==> flow/design.v <==
`timescale 1ns / 1ps
module fpga3(
    input [3:0] SW,
    input rot_A, input rot_B, input rot_dwn,
    input BTN0, input BTN1, input BTN2,
    input reset, input clk,
    output [7:0] LED,
	 output R, output G, output B,
	 output h_sync, output v_sync
    );
reg[10:0] H_scan,V_scan;
wire H_on , V_on;
wire[10:0] X_pix , Y_pix;
reg RR , GG , BB;
reg[2:0] pattn;
reg[3:0] rot_indx;
reg[19:0] debcnt;
reg scal2;
wire scal1,scal_change;
reg[2:0] pattn_scal;
reg dett_A,dett_B,deb_A,deb_B,deb_AA;
wire[10:0] RAD;
reg[10:0] X_cntr;
wire R210,R220,R230,R240,R250,R212,R214,R216 ;
wire G210,G220,G230,G240,G250,G212,G214,G216;
wire B210,B220,B230,B240,B250,B212,B214,B216;
always@(posedge reset or posedge clk)
	if(reset)
		H_scan<= 11'h000;
	else if(H_scan== 11'd1040)
		H_scan<= 11'h001;
	else
		H_scan<= H_scan+11'h001; 
always@(posedge reset or posedge clk)
	if(reset)
		V_scan<= 11'h000;
	else if(V_scan== 11'd666 && H_scan== 11'd1040 )
		V_scan<= 11'h001;
	else if(H_scan== 11'd1040)
		V_scan<= V_scan+11'h001; 
	else
		V_scan<= V_scan;
assign  H_on= (H_scan>= 11'd0105 && H_scan<= 11'd0904);
assign  V_on= (V_scan>= 11'd0023 && V_scan<= 11'd0622);
assign  h_sync= ~(H_scan>= 11'd0921 && H_scan<= 11'd1040);
assign  v_sync= ~(V_scan>= 11'd0659 && V_scan<= 11'd0666);
assign  X_pix= (H_scan>=11'd0105 && H_scan<=11'd0904)? H_scan - 11'd0105 : 11'd0000;
assign  Y_pix= (V_scan>=11'd0023 && V_scan<=11'd0622)? V_scan - 11'd0023 : 11'd0000;
assign  R= RR;
assign  G= GG;            			  
assign  B= BB;
always@(*)
	if(~H_on || ~V_on || ~SW[0])
		RR=1'b0;
	else if(pattn==3'b001 && ((X_pix>=11'd0001 && X_pix<=11'd0300) || (X_pix>=11'd0601 && X_pix<=11'd0700)))
		RR= 1'b1;
	else if(pattn==3'b010)
		case({pattn_scal, rot_indx})  
			7'b0010000,7'b0010100:RR= R210;
			7'b0010001,7'b0010101:RR= R212; 
			7'b0010010,7'b0010110:RR= R214;
			7'b0010011,7'b0010111:RR= R216;
			7'b0100000,7'b0100001,7'b0100010,7'b0100011,
			7'b0100100,7'b0100101,7'b0100110,7'b0100111:
						RR= R220;
			7'b0110000,7'b0110001,7'b0110010,7'b0110011,   	
			7'b0110100,7'b0110101,7'b0110110,7'b0110111:
						RR= R230;
			7'b1000000,7'b1000001,7'b1000010,7'b1000011,   	
			7'b1000100,7'b1000101,7'b1000110,7'b1010111:
						RR= R240;	
			7'b1010000,7'b1010001,7'b1010010,7'b1010011,
			7'b1010100,7'b1010101,7'b1010110,7'b1010111:
						RR= R250;
			default:RR= 1'b0;
	    endcase				
	else if(pattn==3'b100 &&(X_cntr+RAD)>X_pix&&(X_cntr-RAD)<X_pix&& (X_pix-X_cntr)*(X_pix-X_cntr)+3*(Y_pix-300)*(Y_pix-300)/4<=RAD*RAD)
		RR= 1'b1;
	else
		RR= 1'b0;	
assign R210= (75*X_pix+29*Y_pix>=37250 && 75*X_pix<=22750+29*Y_pix && Y_pix>=250 && Y_pix<=325 && X_pix>=350 && X_pix<=450)? 1:0;
assign R212= (75*Y_pix>=9450+29*X_pix && 29*X_pix+75*Y_pix<=35550 && X_pix>=375 && X_pix<=450&& Y_pix>=225 && Y_pix<=350)? 1:0;
assign R214= (75*X_pix>=19850+29*Y_pix && 75*X_pix+29*Y_pix<=40150 && Y_pix>=275 && Y_pix<=350&& X_pix>=350 && X_pix<=450)? 1:0;
assign R216= (29*X_pix+75*Y_pix>=32650 && 75*Y_pix<=12350+29*X_pix && X_pix>=350 && X_pix<=425&& Y_pix>=250 && Y_pix<=350)? 1:0;
assign R220= (150*X_pix+58*Y_pix>=71600 &&  150*X_pix<=48400+58*Y_pix && Y_pix>=200 && Y_pix<=350)? 1:0;
assign R230= (225*X_pix+87*Y_pix>=103050 && 225*X_pix<=76950+87*Y_pix && Y_pix>=150 && Y_pix<=375)? 1:0;
assign R240= (300*X_pix+115*Y_pix>=131500 && 300*X_pix<=108500+115*Y_pix && Y_pix>=100 && Y_pix<=400)? 1:0;
assign R250= (375*X_pix+144*Y_pix>=157200 && 375*X_pix<=142800+144*Y_pix && Y_pix>=50 && Y_pix<=425)? 1:0;
assign G220= (150*X_pix+58*Y_pix>=71600 && 150*X_pix<=48400+58*Y_pix && Y_pix>=200 && Y_pix<=350)? 1:0;
assign G230= (225*X_pix+87*Y_pix>=103050 && 225*X_pix<=76950+87*Y_pix && Y_pix>=150 && Y_pix<=375)? 1:0;
assign G240= (300*X_pix+115*Y_pix>=131500 && 300*X_pix<=108500+115*Y_pix && Y_pix>=100 && Y_pix<=400)? 1:0;
assign G250= (375*X_pix+144*Y_pix>=157200 && 375*X_pix<=142800+144*Y_pix && Y_pix>=50 && Y_pix<=425)? 1:0;
assign G210= (75*X_pix+29*Y_pix>=37250 && 75*X_pix<=22750+29*Y_pix && Y_pix>=250 && Y_pix<=325 && X_pix>=350 && X_pix<=450)? 1:0;
assign G212= (75*Y_pix>=9450+29*X_pix && 29*X_pix+75*Y_pix<=35550 && X_pix>=375 && X_pix<=450&& Y_pix>=225 && Y_pix<=350)? 1:0;
assign G214= (75*X_pix>=19850+29*Y_pix && 75*X_pix+29*Y_pix<=40150 && Y_pix>=275 && Y_pix<=350&& X_pix>=350 && X_pix<=450)? 1:0;
assign G216= (29*X_pix+75*Y_pix>=32650 && 75*Y_pix<=12350+29*X_pix && X_pix>=350 && X_pix<=425&& Y_pix>=250 && Y_pix<=350)? 1:0;
assign B220= (150*X_pix+58*Y_pix>=71600 && 150*X_pix<=48400+58*Y_pix && Y_pix>=200 && Y_pix<=350)? 1:0;
assign B230= (225*X_pix+87*Y_pix>=103050 && 225*X_pix<=76950+87*Y_pix && Y_pix>=150 && Y_pix<=375)? 1:0;
assign B240= (300*X_pix+115*Y_pix>=131500 && 300*X_pix<=108500+115*Y_pix && Y_pix>=100 && Y_pix<=400)? 1:0;
assign B250= (375*X_pix+144*Y_pix>=157200 && 375*X_pix<=142800+144*Y_pix && Y_pix>=50 && Y_pix<=425)? 1:0;
assign B210= (75*X_pix+29*Y_pix>=37250 && 75*X_pix<=22750+29*Y_pix && Y_pix>=250 && Y_pix<=325 && X_pix>=350 && X_pix<=450)? 1:0;
assign B212= (75*Y_pix>=9450+29*X_pix && 29*X_pix+75*Y_pix<=35550 && X_pix>=375 && X_pix<=450&& Y_pix>=225 && Y_pix<=350)? 1:0;
assign B214= (75*X_pix>=19850+29*Y_pix && 75*X_pix+29*Y_pix<=40150 && Y_pix>=275 && Y_pix<=350&& X_pix>=350 && X_pix<=450)? 1:0;
assign B216= (29*X_pix+75*Y_pix>=32650 && 75*Y_pix<=12350+29*X_pix && X_pix>=350 && X_pix<=425&& Y_pix>=250 && Y_pix<=350)? 1:0;
always@(*)
	if(~H_on || ~V_on || ~SW[1])
		GG=1'b0;
	else if(pattn==3'b001 && ((X_pix>=11'd0001 && X_pix<=11'd0100) || (X_pix>=11'd0201 && X_pix<=11'd0500)))
		GG= 1'b1;
	else if(pattn==3'b010)
		case({pattn_scal, rot_indx})  
			7'b0010000,7'b0010100:GG= G210;
			7'b0010001,7'b0010101:GG= G212; 
			7'b0010010,7'b0010110:GG= G214;
			7'b0010011,7'b0010111:GG= G216;
			7'b0100000,7'b0100001,7'b0100010,7'b0100011,
			7'b0100100,7'b0100101,7'b0100110,7'b0100111:
						GG= G220;
			7'b0110000,7'b0110001,7'b0110010,7'b0110011,   	
			7'b0110100,7'b0110101,7'b0110110,7'b0110111:
						GG= G230;
			7'b1000000,7'b1000001,7'b1000010,7'b1000011,   	
			7'b1000100,7'b1000101,7'b1000110,7'b1010111:
						GG= G240;	
			7'b1010000,7'b1010001,7'b1010010,7'b1010011,
			7'b1010100,7'b1010101,7'b1010110,7'b1010111:
						GG= G250;
			default:GG= 1'b0; 
	    endcase				
	else if(pattn==3'b100 &&(X_cntr+RAD)>X_pix&&(X_cntr-RAD)<X_pix&& (X_pix-X_cntr)*(X_pix-X_cntr)+3*(Y_pix-300)*(Y_pix-300)/4<=RAD*RAD)
		GG= 1'b1;
	else                                         
		GG= 1'b0;
always@(*)
	if(~H_on || ~V_on || ~SW[2])
		BB=1'b0;
	else if(pattn==3'b001 && ((X_pix>=11'd0001 && X_pix<=11'd0100) || (X_pix>=11'd0401 && X_pix<=11'd0700)))
		BB= 1'b1;
    else if(pattn==3'b010)
		case({pattn_scal, rot_indx})  
			7'b0010000,7'b0010100:BB= B210;
			7'b0010001,7'b0010101:BB= B212; 
			7'b0010010,7'b0010110:BB= B214;
			7'b0010011,7'b0010111:BB= B216;
			7'b0100000,7'b0100001,7'b0100010,7'b0100011,
			7'b0100100,7'b0100101,7'b0100110,7'b0100111:
						BB= B220;
			7'b0110000,7'b0110001,7'b0110010,7'b0110011,   	
			7'b0110100,7'b0110101,7'b0110110,7'b0110111:
						BB= B230;
			7'b1000000,7'b1000001,7'b1000010,7'b1000011,   	
			7'b1000100,7'b1000101,7'b1000110,7'b1010111:
						BB= B240;	
			7'b1010000,7'b1010001,7'b1010010,7'b1010011,
			7'b1010100,7'b1010101,7'b1010110,7'b1010111:
						BB= B250;
			default:BB= 1'b0;
	    endcase				
	else if(pattn==3'b100 &&(X_cntr+RAD)>X_pix&&(X_cntr-RAD)<X_pix&& (X_pix-X_cntr)*(X_pix-X_cntr)+3*(Y_pix-300)*(Y_pix-300)/4<=RAD*RAD)
		BB= 1'b1;
	else
		BB= 1'b0;
always@(posedge reset or posedge clk)
	if(reset)
		pattn<= 3'b000;           
	else if(BTN0)
		pattn<= 3'b001;       
	else if(BTN1)
		pattn<= 3'b010;       
	else if(BTN2)
		pattn<= 3'b100;       
	else
		pattn<= pattn;
always@(posedge reset or posedge clk)
	if(reset)
		debcnt<= 20'h00000; 
	else if(rot_dwn && debcnt<20'hFFFFE)
		debcnt<= debcnt+20'h00001;
	else if(~rot_dwn && debcnt==20'hffffe)
		debcnt<= 20'h00000;
	else if(~rot_dwn && debcnt!=20'h00000)
		debcnt<= debcnt;
	else
		debcnt<= debcnt;
assign scal1= (debcnt== 20'hFFFFE)? 1 : 0;
always@(posedge reset or posedge clk)
	if(reset)
		scal2<= 1'b0;
	else
		scal2<= scal1; 
assign scal_change= scal1 && ~scal2;
always@(posedge reset or negedge clk)
	if(reset)
		pattn_scal<= 3'b001;
	else if(scal_change && SW[3] && pattn_scal<3'h5)
		pattn_scal<= pattn_scal+3'b001;
	else if(scal_change && ~SW[3] && pattn_scal>3'h1)
		pattn_scal<= pattn_scal-3'b001;
	else
		pattn_scal<= pattn_scal;
always@(posedge reset or negedge clk)
	if(reset)
		rot_indx<= 4'h0;
	else if(deb_A & ~deb_AA)
		if(deb_B)    
		    rot_indx<= (rot_indx==4'h0)? 4'h7 : rot_indx- 4'h1;
		else
			rot_indx<= (rot_indx==4'h7)? 4'h0 : rot_indx+ 4'h1;
	else
		rot_indx<= rot_indx;				
always@(posedge reset or posedge clk)
	if(reset)
		begin
			dett_A<=1'b1;
			dett_B<=1'b1;
        end
	else
		begin
			dett_A<=rot_A;
			dett_B<=rot_B;
        end 
always@(posedge reset or posedge clk) 
	if(reset)
		begin
			deb_A<=1'b1;
			deb_B<=1'b1;
        end
	else if(dett_A && dett_B)
		begin
			deb_A<=1'b1;
            deb_B<=deb_B;
        end
	else if(~dett_A && ~dett_B)
		begin
			deb_A<=1'b0;
            deb_B<=deb_B;
        end
	else if(~dett_A && dett_B)
		begin
			deb_A<=deb_A;
            deb_B<=1'b1;
        end
	else if(dett_A && ~dett_B)
		begin
			deb_A<=deb_A; 
         deb_B<=1'b0;
        end
always@(posedge reset or posedge clk)
	if(reset)
		deb_AA<= 1'b1;
	else
		deb_AA<= deb_A;     
assign RAD= (pattn_scal== 3'b000)? 11'd000 :
            (pattn_scal== 3'b001)? 11'd050 :
				(pattn_scal== 3'b010)? 11'd100 :
				(pattn_scal== 3'b011)? 11'd150 :
				(pattn_scal== 3'b100)? 11'd200 :
				(pattn_scal== 3'b101)? 11'd250 : 
								   11'd000;
always@(*)
	case({SW[3], rot_indx})
		5'h11:  X_cntr= 11'd430;
		5'h12:  X_cntr= 11'd450;
		5'h13:  X_cntr= 11'd470;
		5'h14:  X_cntr= 11'd500;
		5'h15:  X_cntr= 11'd530;
		5'h16:  X_cntr= 11'd550;
		5'h17:  X_cntr= 11'd570;
		5'h01:  X_cntr= 11'd370;
		5'h02:  X_cntr= 11'd350;
		5'h03:  X_cntr= 11'd330;
		5'h04:  X_cntr= 11'd300;
		5'h05:  X_cntr= 11'd270;
		5'h06:  X_cntr= 11'd250;
		5'h07:  X_cntr= 11'd230;
		default:X_cntr= 11'd400;
	endcase		
assign LED[7:0]= {rot_indx, 1'b0, pattn_scal};
endmodule
=== From RTL to reports: fpga3 ===
What the tools print for fpga3, step after step.
Line numbers count from 1 in the design file above.
Library cell names are shortened.
The mark n/a stands for no value.

* Design top: fpga3
* Clock input: clk
* Standard-cell library: sky130hd
* Timing corner: tt_025C_1v80

=== After elaboration ===
Yosys after proc, flatten, opt, wreduce and memory -nomap, before mapping. Memory bits, and registers merged into a memory's read port (data or address), are not among the register bits. Print and check cells are not counted.
Memory sizes are those after Yosys's memory passes, which may raise the word count (mostly to a power of two), join words into wider ones and drop unused or constant bits.

* Multiply operators: 16
* Reduce/logical cells: 83
* Equal/unequal tests: 51
* Bitwise gates (word level): 16
* $add $sub $neg: 28
* Magnitude comparators: 54
* Muxes and demuxes: 43

{| class="wikitable"
|+ Operator list
! cell !! count
|-
| 7-bit by 11-bit multiplier with 18-bit output with constant A || 6
|-
| 32-bit by 12-bit multiplier with 32-bit output || 1
|-
| 12-bit by 12-bit multiplier with 24-bit output || 1
|-
| 11-bit by 11-bit multiplier with 22-bit output || 1
|-
| 5-bit by 11-bit multiplier with 16-bit output with constant A || 3
|-
| 9-bit by 11-bit multiplier with 20-bit output with constant A || 1
|-
| 32-bit adder || 5
|-
| 8-bit by 11-bit multiplier with 19-bit output with constant A || 1
|-
| 7-bit by 6-bit equality test with 1-bit output with constant B || 16
|-
| 7-bit equality test with constant B || 15
|-
| 11-bit by 9-bit less-or-equal comparator with 1-bit output with constant B || 9
|-
| 15-bit by 32-bit adder with 32-bit output with constant A || 2
|-
| 2-bit by 32-bit multiplier with 32-bit output with constant A || 1
|-
| 32-bit by 17-bit >= comparator with 1-bit output with constant B || 2
|-
| 32-bit by 18-bit >= comparator with 1-bit output with constant B || 2
|-
| 32-bit >= comparator || 2
|-
| 4-bit by 11-bit multiplier with 15-bit output with constant A || 1
|-
| 1-bit logical AND || 59
|-
| 7-bit by 5-bit equality test with 1-bit output with constant B || 8
|-
| 11-bit by 8-bit >= comparator with 1-bit output with constant B || 5
|-
| 11-bit two-way mux || 5
|-
| 8-bit two-way mux || 6
|-
| 11-bit by 10-bit less-or-equal comparator with 1-bit output with constant B || 4
|-
| 11-bit by 9-bit >= comparator with 1-bit output with constant B || 4
|-
| 20-bit two-way mux || 2
|-
| 17-bit by 18-bit adder with 19-bit output with constant A || 2
|-
| 11-bit by 10-bit >= comparator with 1-bit output with constant B || 3
|-
| 14-bit by 32-bit adder with 32-bit output with constant A || 1
|}

Not listed: further kinds 61, cells in them 123.

* Cells after elaboration: 304
* Output and inout port bits: 13
* Flip-flop bits (word level): 58
* Input port bits: 12
* Memory cells: 1
* Bits in read-only memories: 288

{| class="wikitable"
|+ Memory list
! memory !! depth !! width !! read ports !! write ports !! line !! text
|-
| (no name shown) || 32 || 9 || 1 || 0 || 261 || <nowiki>case({SW[3], rot_indx})</nowiki>
|}

=== Longest topological paths ===
Depth = most cells in a row (Yosys ltp): at word level without a register or memory, in the mapped netlist without a sequential cell, where the memories' decode and read muxes count.

* Depth after elaboration: 16
* ABC_AREA: 1
* Depth in mapped cells: 72
* Mapped depth without buffers: 72

=== Mapped cells and area ===
Source: synth_stat.txt of the flow (Yosys; design flattened, memories mapped). It holds for the ABC_AREA given above (unset counts as 0); a run with the other value may have another netlist.
Totals and module areas in this step are rounded.

{| class="wikitable"
|+ Cells by type
! cell type !! count !! area in all (µm²)
|-
| ha_1 || 836 || 1.05E+04
|-
| fa_1 || 502 || 1E+04
|-
| inv_1 || 1356 || 5.09E+03
|-
| nand2_1 || 1258 || 4.72E+03
|-
| nor2_1 || 522 || 1.96E+03
|-
| xor2_1 || 221 || 1.94E+03
|-
| a21oi_1 || 381 || 1.91E+03
|-
| nand3_1 || 301 || 1.51E+03
|-
| dfrtp_1 || 46 || 1.15E+03
|-
| o21ai_0 || 177 || 885.85
|-
| xnor2_1 || 80 || 700.672
|-
| nand4_1 || 89 || 556.784
|-
| nor3_1 || 81 || 405.389
|-
| nand3b_1 || 31 || 232.723
|-
| o21bai_1 || 29 || 217.709
|-
| a31oi_1 || 29 || 181.424
|-
| dfstp_2 || 6 || 157.651
|-
| a21o_1 || 20 || 150.144
|}

Other cell types: 51; their cells: 262.

* Synthesis area: 0.044 mm²
* Mapped cells: 6227
* Buffers: 38
* Flip-flop cells: 58
* Sequential part of the area: 0.0015 mm²

==> results <==
Settings and measured results of 6 stored flow runs for module fpga3 (sky130hd), not sorted in any way. The constraints put input and output delay at 20% of the set period each and load the outputs with 0.01 pF.
The measured numbers are rounded.

=== Run 1 ===
{| class="wikitable"
! Setting !! Value
|-
| ABC_AREA || 1
|-
| CAP_MARGIN || 10
|-
| CELL_PAD_IN_SITES_GLOBAL_PLACEMENT || 3
|-
| CORE_UTILIZATION || 21
|-
| CTS_CLUSTER_DIAMETER || 154
|-
| GPL_ROUTABILITY_DRIVEN || 0
|-
| GPL_TIMING_DRIVEN || 0
|-
| MAX_ROUTING_LAYER || met4
|-
| PLACE_DENSITY || 0.76
|-
| SLEW_MARGIN || 15
|-
| TNS_END_PERCENT || 40
|-
| period_ns || 50.0
|-
| CORE_MARGIN || 2
|-
! Result !! Value
|-
| Area of the synthesized netlist || 0.044 mm²
|-
| Utilization of the finished layout || 0.23
|-
| Total negative slack on setup checks || 0.000 ns
|-
| Worst slack on setup checks || 2.4 ns
|-
| Area inside the die boundary || 0.21 mm²
|-
| Standard-cell area after layout || 0.049 mm²
|}

=== Run 2 ===
{| class="wikitable"
! Setting !! Value
|-
| CAP_MARGIN || 0
|-
| CELL_PAD_IN_SITES_GLOBAL_PLACEMENT || 3
|-
| CORE_UTILIZATION || 21
|-
| PLACE_DENSITY_LB_ADDON || 0.15
|-
| SLEW_MARGIN || 15
|-
| TNS_END_PERCENT || 35
|-
| period_ns || 50.0
|-
| CORE_MARGIN || 2
|-
! Result !! Value
|-
| Area of the synthesized netlist || 0.043 mm²
|-
| Utilization of the finished layout || 0.23
|-
| Total negative slack on setup checks || 0.000 ns
|-
| Worst slack on setup checks || 1.6 ns
|-
| Area inside the die boundary || 0.21 mm²
|-
| Standard-cell area after layout || 0.047 mm²
|}

=== Run 3 ===
{| class="wikitable"
! Setting !! Value
|-
| CELL_PAD_IN_SITES_GLOBAL_PLACEMENT || 2
|-
| CORE_UTILIZATION || 68
|-
| TNS_END_PERCENT || 35
|-
| period_ns || 50.0
|-
| CAP_MARGIN || 20
|-
| CORE_MARGIN || 2
|-
| SLEW_MARGIN || 20
|}
Not finished: placement ended with error GPL-0301.

=== Run 4 ===
{| class="wikitable"
! Setting !! Value
|-
| CELL_PAD_IN_SITES_GLOBAL_PLACEMENT || 1
|-
| CORE_UTILIZATION || 68
|-
| PLACE_DENSITY_LB_ADDON || 0.15
|-
| SLEW_MARGIN || 15
|-
| TNS_END_PERCENT || 35
|-
| period_ns || 50.0
|-
| CAP_MARGIN || 20
|-
| CORE_MARGIN || 2
|}
Not finished: placement ended with error FLW-0024.

=== Run 5 ===
{| class="wikitable"
! Setting !! Value
|-
| CORE_UTILIZATION || 48
|-
| period_ns || 48.5
|-
| CAP_MARGIN || 20
|-
| CORE_MARGIN || 2
|-
| SLEW_MARGIN || 20
|-
! Result !! Value
|-
| Area of the synthesized netlist || 0.043 mm²
|-
| Utilization of the finished layout || 0.51
|-
| Total negative slack on setup checks || 0.000 ns
|-
| Worst slack on setup checks || 1.3 ns
|-
| Area inside the die boundary || 0.091 mm²
|-
| Standard-cell area after layout || 0.045 mm²
|}

=== Run 6 ===
{| class="wikitable"
! Setting !! Value
|-
| ABC_AREA || 0
|-
| CELL_PAD_IN_SITES_GLOBAL_PLACEMENT || 1
|-
| CORE_ASPECT_RATIO || 1.42
|-
| CORE_MARGIN || 10
|-
| CORE_UTILIZATION || 52
|-
| CTS_CLUSTER_DIAMETER || 272
|-
| PLACE_DENSITY_LB_ADDON || 0.18
|-
| SETUP_SLACK_MARGIN || 5.0
|-
| period_ns || 79.0
|-
| CAP_MARGIN || 20
|-
| SLEW_MARGIN || 20
|-
! Result !! Value
|-
| Area of the synthesized netlist || 0.043 mm²
|-
| Utilization of the finished layout || 0.55
|-
| Total negative slack on setup checks || 0.000 ns
|-
| Worst slack on setup checks || 11 ns
|-
| Area inside the die boundary || 0.094 mm²
|-
| Standard-cell area after layout || 0.045 mm²
|}
